==> flow/design.v <==
`timescale 1ns / 1ps
module Baud_Rate_Generator(
    input clk,
    input reset,
    output reg tx_clk,
    output reg rx_clk
    );
    reg [12:0] Counter_tx;
    reg [8:0] Counter_rx;
    always@(posedge clk)
    begin
        if(reset)
        begin
            Counter_tx <= 0;
            tx_clk <= 0;
        end
        else
        begin
            if(Counter_tx == 13'd5208)
            begin
                Counter_tx <= 0;
                tx_clk <= 1;
            end
            else
            begin
                Counter_tx <= Counter_tx + 1;
                tx_clk <= 0;
            end
        end
    end
    always@(posedge clk)
    begin
        if(reset)
        begin
            Counter_rx <= 0;
            rx_clk <= 0;
        end
        else
        begin
            if(Counter_rx == 9'd324)
            begin
                Counter_rx <= 0;
                rx_clk <= 1;
            end
            else
            begin
                Counter_rx <= Counter_rx + 1;
                rx_clk <= 0;
            end
        end
    end
endmodule
`timescale 1ns / 1ps
module synchronizer #(parameter width = 5)(
    input [width-1:0] data_in,
    input clk,
    input ce,
    input reset,
    output reg [width-1:0] data_out
    );
    reg [width-1:0] sync0;
    always@(posedge clk)
    begin
        if(reset)
        begin
            sync0 <= 0;
            data_out <= 0;
        end
        else if(ce)
        begin
            sync0 <= data_in;
            data_out <= sync0;
        end
    end
endmodule
`timescale 1ns / 1ps
module FIFO_wptr #(parameter FIFO_addr = 5)(
    input [FIFO_addr-1:0] rd_ptr_gr_syn,
    input clk,
    input wr_ce,
    input wr_en,
    input wr_reset,
    output wire [FIFO_addr-1:0] wr_ptr_gr,
    output reg [FIFO_addr-1:0] wr_ptr,
    output wire full,
    output reg wr_full
    );
    wire [FIFO_addr-1:0] rd_ptr;
    always@(posedge clk or posedge wr_reset)
    begin
        if(wr_reset)
        begin
            wr_ptr <= 0;
        end
        else if(wr_ce)
        begin
            if(wr_en && !full)
            begin
                wr_ptr <= wr_ptr + 1;
            end
        end
    end
    always@(posedge clk or posedge wr_reset)
    begin
        if(wr_reset)
        begin
            wr_full <= 0;
        end
        else if(wr_ce)
        begin
            wr_full <= full; 
        end
    end
    assign wr_ptr_gr = wr_ptr ^ (wr_ptr >> 1); 
    assign rd_ptr[FIFO_addr-1] = rd_ptr_gr_syn[FIFO_addr-1];
    genvar i;
    generate
        for(i=0;i<FIFO_addr-1;i=i+1)
        begin : g2b
            assign rd_ptr[i] = rd_ptr[i+1] ^ rd_ptr_gr_syn[i];
        end
    endgenerate
    assign full =   (wr_ptr[FIFO_addr-2:0] == rd_ptr[FIFO_addr-2:0]) &&
                    (wr_ptr[FIFO_addr-1]!=rd_ptr[FIFO_addr-1]);
endmodule
`timescale 1ns / 1ps
module FIFO_rptr #(parameter FIFO_addr = 5)(
    input [FIFO_addr-1:0] wr_ptr_gr_syn,
    input clk,
    input rd_ce,
    input rd_en,
    input rd_reset,
    output wire [FIFO_addr-1:0] rd_ptr_gr,
    output reg [FIFO_addr-1:0] rd_ptr,
    output wire rd_empty
    );
    reg empty;
    wire [FIFO_addr-1:0] wr_ptr;
    always@(posedge clk or posedge rd_reset)
    begin
        if(rd_reset)
        begin
            rd_ptr <= 0;
        end
        else if(rd_ce)
        begin
            if(rd_en && !rd_empty)
            begin
                rd_ptr <= rd_ptr + 1;
            end
        end
    end
    always@(posedge clk or posedge rd_reset)
    begin
        if(rd_reset)
        begin
            empty <= 0;
        end
        else if(rd_ce)
        begin
            empty <= rd_empty; 
        end
    end
    assign rd_ptr_gr = rd_ptr ^ (rd_ptr >> 1); 
    assign wr_ptr[FIFO_addr-1] = wr_ptr_gr_syn[FIFO_addr-1];
    genvar i;
    generate
        for(i=0;i<FIFO_addr-1;i=i+1)
        begin : g2b
            assign wr_ptr[i] = wr_ptr[i+1] ^ wr_ptr_gr_syn[i];
        end
    endgenerate
    assign rd_empty = (wr_ptr == rd_ptr) ? 1'b1 : 1'b0;
endmodule
`timescale 1ns / 1ps
module FIFO_mem #(parameter FIFO_Width = 8, parameter FIFO_Depth = 16,
            parameter FIFO_addr = 5)(
    input clk,
    input wr_ce,
    input wr_en,
    input wr_full,
    input wr_reset,
    input [FIFO_Width-1:0] wr_data,
    input [FIFO_addr-1:0] wr_ptr,
    input rd_ce,
    input rd_en,
    input rd_reset,
    input [FIFO_addr-1:0] rd_ptr,
    output reg [FIFO_Width-1:0] rd_data
    );
    wire wr_en_s;
    reg [FIFO_Width-1:0] mem [0:FIFO_Depth-1];
    integer i;
    assign wr_en_s = wr_en & ~wr_full;
    always@(posedge clk or posedge wr_reset)
    begin
        if(wr_reset)
        begin
            for(i=0;i<FIFO_Depth;i=i+1)
            begin
                mem[i] <= 0;
            end
        end
        else if(wr_ce)
        begin
            if(wr_en_s)
            begin
                mem[wr_ptr[FIFO_addr-2:0]] <= wr_data;
            end
        end
    end
    always@(posedge clk or posedge rd_reset)
    begin
        if(rd_reset)
        begin
            rd_data <= 0;
        end
        else if(rd_ce)
        begin
            if(rd_en)
            begin
                rd_data <= mem[rd_ptr[FIFO_addr-2:0]];
            end
        end
    end
endmodule
`timescale 1ns / 1ps
module FIFO #(  parameter FIFO_WIDTH = 8,
                parameter FIFO_DEPTH = 16,
                parameter FIFO_addr = 5)
    (
    input clk,
    input wr_ce,rd_ce,
    input wr_reset,rd_reset,
    input wr_en,rd_en,
    input [FIFO_WIDTH-1 : 0] data_in,
    output wire full,empty,
    output wire [FIFO_WIDTH-1:0] data_out
    );
    wire [FIFO_addr-1:0] wr_ptr_gr,wr_ptr,rd_ptr_gr,rd_ptr,wr_ptr_gr_syn,rd_ptr_gr_syn;
    wire full_now;
    FIFO_wptr F0 (  .rd_ptr_gr_syn(rd_ptr_gr_syn), .clk(clk), .wr_ce(wr_ce),
                    .wr_en(wr_en), .wr_reset(wr_reset),
                    .wr_ptr_gr(wr_ptr_gr), .wr_ptr(wr_ptr),
                    .full(full_now), .wr_full(full));
    synchronizer F1 (.data_in(wr_ptr_gr), .clk(clk), .ce(rd_ce), .reset(rd_reset),
                        .data_out(wr_ptr_gr_syn));
    FIFO_rptr F2 (  .wr_ptr_gr_syn(wr_ptr_gr_syn), .clk(clk), .rd_ce(rd_ce),
                    .rd_en(rd_en), .rd_reset(rd_reset),
                    .rd_ptr_gr(rd_ptr_gr), .rd_ptr(rd_ptr),
                    .rd_empty(empty));
    synchronizer F3 (.data_in(rd_ptr_gr), .clk(clk), .ce(wr_ce), .reset(wr_reset),
                        .data_out(rd_ptr_gr_syn));
    FIFO_mem F4 (   .clk(clk), .wr_ce(wr_ce), .rd_ce(rd_ce),
                    .wr_reset(wr_reset), .rd_reset(rd_reset),
                    .wr_en(wr_en), .rd_en(rd_en), .wr_full(full_now),
                    .wr_ptr(wr_ptr), .rd_ptr(rd_ptr),
                    .wr_data(data_in), .rd_data(data_out));
endmodule
`timescale 1ns / 1ps
module UART_TX #(   parameter Width = 8,
                    parameter Depth = 16,
                    parameter Addr = 5)(
    input clk,
    input tx_ce,
    input reset,
    input tx_start,
    input [7:0] tx_data,
    output tx_busy,
    output reg tx_serial
    );
    localparam  IDLE = 3'b000,
                START = 3'b001,
                DATA = 3'b010,
  				PARITY = 3'b011,
                STOP = 3'b100;
    reg [2:0] state, next_state;
    reg [2:0] count;
    reg [7:0] data_reg;
  	wire parity_bit;
    always@(posedge clk or posedge reset)
    begin
        if(reset)
        begin
            state <= IDLE;
        end
        else if(tx_ce)
        begin
            state <= next_state;
        end
    end
    always@(*)
    begin
        case(state)
            IDLE:   next_state = tx_start ? START : IDLE;
            START:  next_state = DATA;
          	DATA:   next_state = (count == 7) ? PARITY : DATA;
          	PARITY:	next_state = STOP;
            STOP:   next_state = IDLE;
            default:next_state = IDLE;
        endcase
    end
    always@(posedge clk or posedge reset)
    begin
        if(reset)
        begin
            count <= 0;
            data_reg <= 0;
        end
        else if(tx_ce)
        begin
            case(state)
                IDLE:   begin
                            count <= 0;
                            data_reg <= 0;
                        end
                START:  begin
                            count <= 0;
                            data_reg <= tx_data;
                        end
                DATA:   begin
                            count <= count + 1'b1;
                        end
                STOP:   begin
                            count <= 0;
                        end
                default:count <= 0;
            endcase
        end
    end
    always@(posedge clk or posedge reset)
    begin
        if(reset)
        begin
            tx_serial <= 1;
        end
        else if(tx_ce)
        begin
            case(state)
                IDLE:   begin
                            tx_serial <= 1'b1;
                        end
                START:  begin
                            tx_serial <= 1'b0; 
                        end
                DATA:   begin
                            tx_serial <= data_reg[count]; 
                        end
              	PARITY:	begin
                  			tx_serial <= parity_bit; 
                		end
                STOP:   begin
                            tx_serial <= 1'b1; 
                        end
                default:tx_serial <= 1'b1;
            endcase
        end
    end
    assign parity_bit = ^data_reg; 
    assign tx_busy = (state != IDLE);
endmodule
`timescale 1ns / 1ps
module UART_RX #(   parameter Width = 8,
                    parameter Depth = 16,
                    parameter Addr = 5)(
    input clk,
    input rx_ce,
    input reset,
    input rx_serial,
    output rx_busy,
    output [7:0] rx_data,
    output reg rx_done
    );
    localparam  IDLE = 3'b000,
                START = 3'b001,
                DATA = 3'b010,
                HOLD1 = 3'b011,
                HOLD2 = 3'b100,
  				PARITY = 3'b101,
                STOP = 3'b110;
    reg [2:0] state, next_state;
    reg [2:0] count;
    reg [7:0] data_reg;
    reg [7:0] sample_cnt;
  	wire parity_bit;
    always@(posedge clk or posedge reset)
    begin
        if(reset)
        begin
            state <= IDLE;
        end
        else if(rx_ce)
        begin
            state <= next_state;
        end
    end
    always@(*)
    begin
        case(state)
            IDLE:   next_state = rx_serial ? IDLE : START;
            START:  next_state = (sample_cnt == 16) ? DATA : START;
          	DATA:   next_state = ((count == 7) && (sample_cnt == 16)) ? PARITY : DATA;
          	PARITY:	next_state = (sample_cnt == 16) ? ((parity_bit != rx_serial) ? IDLE : STOP) : PARITY;  
            STOP:   next_state = (sample_cnt == 16) ? (rx_serial ? IDLE : STOP) : STOP;
            default:next_state = IDLE;
        endcase
    end
    always@(posedge clk or posedge reset)
    begin
        if(reset)
        begin
            data_reg <= 8'd0;
            rx_done <= 1'b0;
            count <= 0;
        end
        else if(rx_ce)
        begin
            rx_done <= 0;
            if((state == DATA || state == START) && sample_cnt == 16)
            begin
                count <= count + 1;
                data_reg <= {rx_serial,data_reg[7:1]};
            end
            else if((state == STOP) && sample_cnt == 16)
            begin
                if(rx_serial)  
                begin
                    rx_done <= 1'b1;  
                end
                else
                begin
                    rx_done <= 1'b0;
                end
            end
        end
    end
    always@(posedge clk or posedge reset)
    begin
        if(reset)
        begin
            sample_cnt <= 0;
        end
        else if(rx_ce)
        begin
            if(sample_cnt == 16)
            begin
                sample_cnt <= 0;
            end
            else if(state == IDLE)
                sample_cnt <= 0;
            else
            begin
                sample_cnt <= sample_cnt + 1;
            end
        end
    end
    assign parity_bit = ^data_reg; 
    assign rx_busy = (state != IDLE);
	assign rx_data = data_reg;
endmodule
`timescale 1ns / 1ps
module UART_FIFO(
    input clk,
    input reset,
    input [7:0] data_in,
    input data_valid,
    output [7:0] data_out
    );
    wire tx_clk, rx_clk;
    wire tx_fifo_full, tx_fifo_empty;
    wire rx_fifo_full, rx_fifo_empty;
    wire tx_busy,rx_busy; 
    wire rx_done;
    wire [7:0] tx_fifo_data_out;
    wire [7:0] rx_data;
    wire serial_data;
    reg tx_start;
    wire tx_fifo_wr_en;
    reg tx_fifo_rd_en;
    reg rx_fifo_wr_en;
    wire rx_fifo_rd_en;
    assign tx_fifo_wr_en = data_valid;
    assign rx_fifo_rd_en = ~rx_fifo_empty;
    always@(posedge clk or posedge reset)
    begin
        if(reset)
        begin
            tx_start <= 0;
            tx_fifo_rd_en <= 0;
        end
        else if(tx_clk)
        begin
            if((tx_fifo_empty==0)&&(tx_busy==0)&&(tx_start==0))
            begin
                tx_start <= 1'b1;
                tx_fifo_rd_en <= 1'b1;
            end
            else
            begin
                tx_start <= 1'b0;
                tx_fifo_rd_en <= 1'b0;
            end
        end
    end
    always@(posedge clk or posedge reset)
    begin
        if(reset)
        begin
            rx_fifo_wr_en <= 0;
        end
        else if(rx_clk)
        begin
            rx_fifo_wr_en <= ~rx_fifo_full & rx_done;
        end
    end
    Baud_Rate_Generator m0 (.clk(clk), .reset(reset),
                .tx_clk(tx_clk), .rx_clk(rx_clk));
    UART_TX m1 (.clk(clk), .tx_ce(tx_clk), .reset(reset),
                .tx_start(tx_start), .tx_data(tx_fifo_data_out),
                .tx_busy(tx_busy), .tx_serial(serial_data));
    FIFO m2 (.clk(clk), .wr_ce(1'b1), .rd_ce(tx_clk),  
                .wr_reset(reset), .rd_reset(reset),
                .wr_en(tx_fifo_wr_en), .rd_en(tx_fifo_rd_en),
                .data_in(data_in),
                .full(tx_fifo_full), .empty(tx_fifo_empty),
                .data_out(tx_fifo_data_out));
    UART_RX m3 (.clk(clk), .rx_ce(rx_clk), .reset(reset),
                .rx_serial(serial_data),
                .rx_busy(rx_busy), .rx_data(rx_data),
                .rx_done(rx_done));
    FIFO m4 (.clk(clk), .wr_ce(rx_clk), .rd_ce(1'b1),  
                .wr_reset(reset), .rd_reset(reset),
                .wr_en(rx_fifo_wr_en), .rd_en(rx_fifo_rd_en),
                .data_in(rx_data),
                .full(rx_fifo_full), .empty(rx_fifo_empty),
                .data_out(data_out));
endmodule
Appendix: tool output

Tool chain data of UART_FIFO
Tool output for the design above before and after an edit, in the order of the flow.
"original" refers to lines of the RTL above, "edited" to lines of the edited file.
"change": "edited" minus "original" as printed here. "relative change": 100 x difference / "original".
Library cell names are shortened.
The mark - stands for no value.
- top module: UART_FIFO
- clock: clk
- library: sky130hd
- library corner: tt_025C_1v80

Diff
Unified diff, file above to edited file.
The edited RTL no longer does the same as the RTL above: the edit was made by script, with no optimisation intended.
begin of diff
@@ -125,5 +125,5 @@
 endmodule
 `timescale 1ns / 1ps
-module FIFO_rptr #(parameter FIFO_addr = 5)(
+module FIFO_rptr #(parameter FIFO_addr = 4)(
     input [FIFO_addr-1:0] wr_ptr_gr_syn,
     input clk,
end of diff

After elaboration
Counts by Yosys on the flattened word-level netlist (proc, flatten, opt, wreduce). Print and check cells are left out. Cells with the same type and inputs are merged into one.
- word-level totals (what ; original ; edited ; change ; relative change (%)):
    memories ; 0 ; 0 ; 0 ; -
    output and inout bits ; 8 ; 8 ; 0 ; 0.00
    latch bits ; 0 ; 0 ; 0 ; -
    memory bits (read-only) ; 0 ; 0 ; 0 ; -
    register bits ; 397 ; 387 ; -10 ; -2.52
    bits of input ports ; 11 ; 11 ; 0 ; 0.00
    memory bits (writable) ; 0 ; 0 ; 0 ; -
    clocked read ports x word width ; 0 ; 0 ; 0 ; -
- operators by class (what ; original ; edited ; change ; relative change (%)):
    reduce/logical cells ; 65 ; 65 ; 0 ; 0.00
    $mul ; 0 ; 0 ; 0 ; -
    div/mod/pow operators ; 0 ; 0 ; 0 ; -
    shift-type cells ; 1 ; 1 ; 0 ; 0.00
    bitwise operators ; 30 ; 26 ; -4 ; -13.33
    $lt $le $gt $ge ; 0 ; 0 ; 0 ; -
    equality and inequality tests ; 79 ; 77 ; -2 ; -2.53
    add/subtract/negate cells ; 9 ; 9 ; 0 ; 0.00
    mux-type cells ; 26 ; 26 ; 0 ; 0.00
- operator list (operator ; original ; edited ; change ; relative change (%)):
    1-bit XOR ; 16 ; 12 ; -4 ; -25.00
    5-bit by 4-bit XOR with 5-bit output ; 4 ; 0 ; -4 ; -100.00
    5-bit by 1-bit adder with 5-bit output with constant B ; 4 ; 2 ; -2 ; -50.00
    1-bit inequality test ; 3 ; 1 ; -2 ; -66.67
    4-bit equality test ; 2 ; 4 ; +2 ; +100.00
    5-bit equality test ; 2 ; 0 ; -2 ; -100.00
    4-bit by 1-bit adder with 4-bit output with constant B ; 0 ; 2 ; +2 ; -
    4-bit by 3-bit XOR with 4-bit output ; 0 ; 2 ; +2 ; -
    4-bit XOR ; 0 ; 2 ; +2 ; -
Unchanged operator kinds not shown: 37.

Longest topological paths
Yosys ltp: most cells in a row. Word level: on the elaborated netlist, between registers, memories and ports. Mapped: between sequential cells and ports; inverters and the memories' decode and read muxes count.
- logic depth (what ; original ; edited ; change ; relative change (%)):
    depth in word-level cells ; 10 ; 9 ; -1 ; -10.00
    ABC_AREA ; 1 ; 1 ; - ; -
    mapped depth ; 13 ; 12 ; -1 ; -7.69

Netlist
The flow's flattened synthesis, as Yosys stat reports it; memories are mapped. The netlist is that of the ABC_AREA named above (0 if unset); the other value can give another one.
- cells by type (cell type ; original ; edited ; change ; relative change (%)):
    nand4_1 ; 184 ; 288 ; +104 ; +56.52
    nand3_1 ; 117 ; 83 ; -34 ; -29.06
    nor2_1 ; 94 ; 121 ; +27 ; +28.72
    buf_2 ; 6 ; 30 ; +24 ; +400.00
    o21ai_0 ; 60 ; 81 ; +21 ; +35.00
    nand2_1 ; 1094 ; 1114 ; +20 ; +1.83
    o2111ai_1 ; 15 ; 0 ; -15 ; -100.00
    clkinv_1 ; 19 ; 33 ; +14 ; +73.68
    xnor2_1 ; 25 ; 12 ; -13 ; -52.00
    inv_1 ; 169 ; 157 ; -12 ; -7.10
    xor2_1 ; 26 ; 14 ; -12 ; -46.15
    nand3_2 ; 2 ; 14 ; +12 ; +600.00
    nor4_1 ; 12 ; 1 ; -11 ; -91.67
    a21oi_1 ; 28 ; 38 ; +10 ; +35.71
    nor2_8 ; 10 ; 0 ; -10 ; -100.00
    mux2_2 ; 9 ; 0 ; -9 ; -100.00
    dfxtp_1 ; 64 ; 56 ; -8 ; -12.50
    clkbuf_1 ; 70 ; 64 ; -6 ; -8.57
Unchanged cell types not shown: 5.
The list need not be complete.
- mapped netlist (what ; original ; edited ; change ; relative change (%)):
    flip-flops ; 399 ; 389 ; -10 ; -2.51
    cells in the netlist ; 2473 ; 2570 ; +97 ; +3.92
    buffer cells ; 100 ; 112 ; +12 ; +12.00
    synthesis area (um^2) ; 19673.9 ; 19695.1 ; +21.2 ; +0.11
    area of sequential cells (um^2) ; 9666.8 ; 9456.6 ; -210.2 ; -2.17

Worst setup path after synthesis
Path of least setup slack by OpenSTA after synthesis, without wires, with an ideal clock, recovery checks aside; 20% of the period is set as input and as output delay. Where synthesis merged equal registers, the netlist keeps one of their names.
- timing path after synthesis (what ; original ; edited ; change ; relative change (%)):
    kind ; input to register ; input to register ; - ; -
    start point ; input reset ; input reset ; - ; -
    end point ; register m2.F1.data_out[0] ; register m4.F3.data_out[1] ; - ; -
    setup time (ns) ; 0.105 ; 0.111 ; +0.006 ; -
    external input delay (ns) ; 4.000 ; 4.000 ; 0.000 ; 0.00
    setup slack (ns) ; 4.870 ; 4.673 ; -0.197 ; -
    buffers on the path ; 1 ; 2 ; +1 ; +100.00
    path delay (ns) ; 11.130 ; 11.326 ; +0.196 ; +1.76
    launch time at the first pin (ns) ; 4.000 ; 4.000 ; 0.000 ; 0.00
    clock period (ns) ; 20.0 ; 20.0 ; 0.0 ; 0.00
    stages on the path ; 4 ; 5 ; +1 ; +25.00
    arrival time (ns) ; 15.025 ; 15.215 ; +0.190 ; +1.26
    period reached after synthesis (ns) ; 15.13 ; 15.327 ; +0.197 ; +1.30
"path delay" is the arrival time less input delay plus setup time.
"stages on the path" counts driving pins, that of a launching flip-flop among them; a cell with two outputs on the path counts twice.
"period reached after synthesis" = period - worst setup slack (recovery checks aside). The figure is calculated, with input and output delays left at 20% of the set period.
On the way, after synthesis, original:
- cell sequence: inv_1 clkbuf_1 o21ai_0 nor2_1
- ends and longest elaborated chain, after synthesis, original (what ; RTL line ; text):
    start: declaration ; 464 ; input reset,
    end: assignment ; 67 ; data_out <= 0;
    end: assignment ; 72 ; data_out <= sync0;
    end: declaration ; 59 ; output reg [width-1:0] data_out
original: No chain of elaborated cells between the ends is given.
On the way, after synthesis, edited:
- cell sequence: buf_2 clkinv_1 clkbuf_1 o21ai_0 a21oi_1
- ends and longest elaborated chain, after synthesis, edited (what ; RTL line ; text):
    start: declaration ; 464 ; input reset,
    end: assignment ; 67 ; data_out <= 0;
    end: assignment ; 72 ; data_out <= sync0;
    end: declaration ; 59 ; output reg [width-1:0] data_out
edited: No chain of elaborated cells between the ends is given.

Path in the finished layout
Path of least setup slack in the final report of the runs of pair A (OpenROAD, finished layout, wires in). Where an end is a register, its clock arrival counts in the times.
- timing path post-layout (what ; original ; edited ; change ; relative change (%)):
    kind ; register to register ; register to register ; - ; -
    start point ; register m4.F3.data_out[4] ; register m2.F0.wr_ptr[2] ; - ; -
    end point ; register m4.F4.mem[2][3] ; register m2.F4.mem[12][6] ; - ; -
    launch time at the first pin (ns) ; 0.54 ; 0.53 ; -0.01 ; -1.85
    stages on the path ; 13 ; 10 ; -3 ; -23.08
    setup slack (ns) ; 1.07 ; 1.40 ; +0.33 ; -
    setup time (ns) ; 0.06 ; 0.07 ; +0.01 ; -
    arrival time (ns) ; 3.28 ; 2.95 ; -0.33 ; -10.06
    buffers on the path ; 0 ; 1 ; +1 ; -
    clock period (ns) ; 3.88 ; 3.88 ; 0.00 ; 0.00
Between the ends stands the longest chain of elaborated cells between them, by number of cells; it is not shown to be the way that was timed. Of several equally long chains one is given.
A line is the first line of the expression or statement that the cell stems from. Yosys adds cells for indexed reads and writes and turns some case tables into memories.
Where a signal picks the word or bit written, the line may be left out of the assigning lines.
On the way, post-layout, original:
- cell sequence: dfxtp_1 inv_2 nand2_1 nand3_2 nand2_1 nand2_1 nand2_1 nand2_2 nand3_4 nand3_4 nor2_1 nand2_1 nand2_1
- length of the longest elaborated chain at 9
- ends and longest elaborated chain, post-layout, original (what ; RTL line ; text):
    start: declaration ; 59 ; output reg [width-1:0] data_out
    start: assignment ; 67 ; data_out <= 0;
    start: assignment ; 72 ; data_out <= sync0;
    1-bit XOR x4 ; 120 ; assign rd_ptr[i] = rd_ptr[i+1] ^ rd_ptr_gr_syn[i];
    4-bit equality test ; 123 ; assign full =   (wr_ptr[FIFO_addr-2:0] == rd_ptr[FIFO_addr-2:0]) &&
    1-bit logical AND ; 123 ;
    1-bit NOT ; 194 ; assign wr_en_s = wr_en & ~wr_full;
    1-bit bitwise AND ; 194 ;
    3-bit AND reduction ; - ;
    end: assignment ; 201 ; mem[i] <= 0;
    end: declaration ; 192 ; reg [FIFO_Width-1:0] mem [0:FIFO_Depth-1];
On the way, post-layout, edited:
- cell sequence: dfrtp_1 inv_1 nand3_1 nand2_1 nor2_2 nand3_4 buf_4 nand3_4 nand2_1 nand2_1
- length of the longest elaborated chain at 5
- ends and longest elaborated chain, post-layout, edited (what ; RTL line ; text):
    start: declaration ; 84 ; output reg [FIFO_addr-1:0] wr_ptr,
    start: assignment ; 93 ; wr_ptr <= 0;
    start: assignment ; 99 ; wr_ptr <= wr_ptr + 1;
    4-bit equality test ; 123 ; assign full =   (wr_ptr[FIFO_addr-2:0] == rd_ptr[FIFO_addr-2:0]) &&
    1-bit logical AND ; 123 ;
    1-bit NOT ; 194 ; assign wr_en_s = wr_en & ~wr_full;
    1-bit bitwise AND ; 194 ;
    2-bit AND reduction ; - ;
    end: assignment ; 201 ; mem[i] <= 0;
    end: declaration ; 192 ; reg [FIFO_Width-1:0] mem [0:FIFO_Depth-1];

Measured runs
Runs of the flow (Yosys, OpenROAD) on both versions; the two runs of a pair have the same settings. The constraints put input and output delay at 20% of the set period each and load the outputs with 0.01 pF.
Flow settings, pair A:
- noted ABC_AREA: 1
- noted CAP_MARGIN: 35
- CORE_UTILIZATION at 65
- CTS_CLUSTER_DIAMETER: 266
- GPL_TIMING_DRIVEN: 1
- HOLD_SLACK_MARGIN: 0.17
- MIN_ROUTING_LAYER: met1
- PLACE_DENSITY_LB_ADDON: 0.05
- SETUP_SLACK_MARGIN: 0.7
- period_ns: 3.88
- CORE_MARGIN: 2
- SLEW_MARGIN: 20
- measured results, pair A (what ; original ; edited ; change ; relative change (%)):
    netlist area reported by Yosys (um^2) ; 19673.9 ; 19695.1 ; +21.2 ; +0.11
    total negative slack on setup checks (ns) ; 0.000 ; 0.000 ; 0.000 ; -
    total power after layout (µW) ; 11476 ; 11106 ; -370 ; -3.22
    standard-cell area after layout (um^2) ; 21593.2 ; 21688.3 ; +95.1 ; +0.44
    setup slack of the worst path (ns) ; 1.074 ; 1.399 ; +0.325 ; -
    achieved clock period (ns) ; 2.806 ; 2.481 ; -0.325 ; -11.58
    full die area (um^2) ; 31675.1 ; 31708.9 ; +33.8 ; +0.11
    smallest hold slack (ns) ; 0.406 ; 0.401 ; -0.005 ; -
    utilization (%) ; 72.7 ; 73.0 ; +0.3 ; -
"achieved clock period" is the run's clock period less its worst setup slack. It is reckoned from that one timing run; input and output delays stay at 20% of the period that was set.
By "total power after layout" is meant OpenSTA's value without simulated activity: inputs other than the clock are taken to toggle once in ten clock periods, and the tool carries that through the logic.
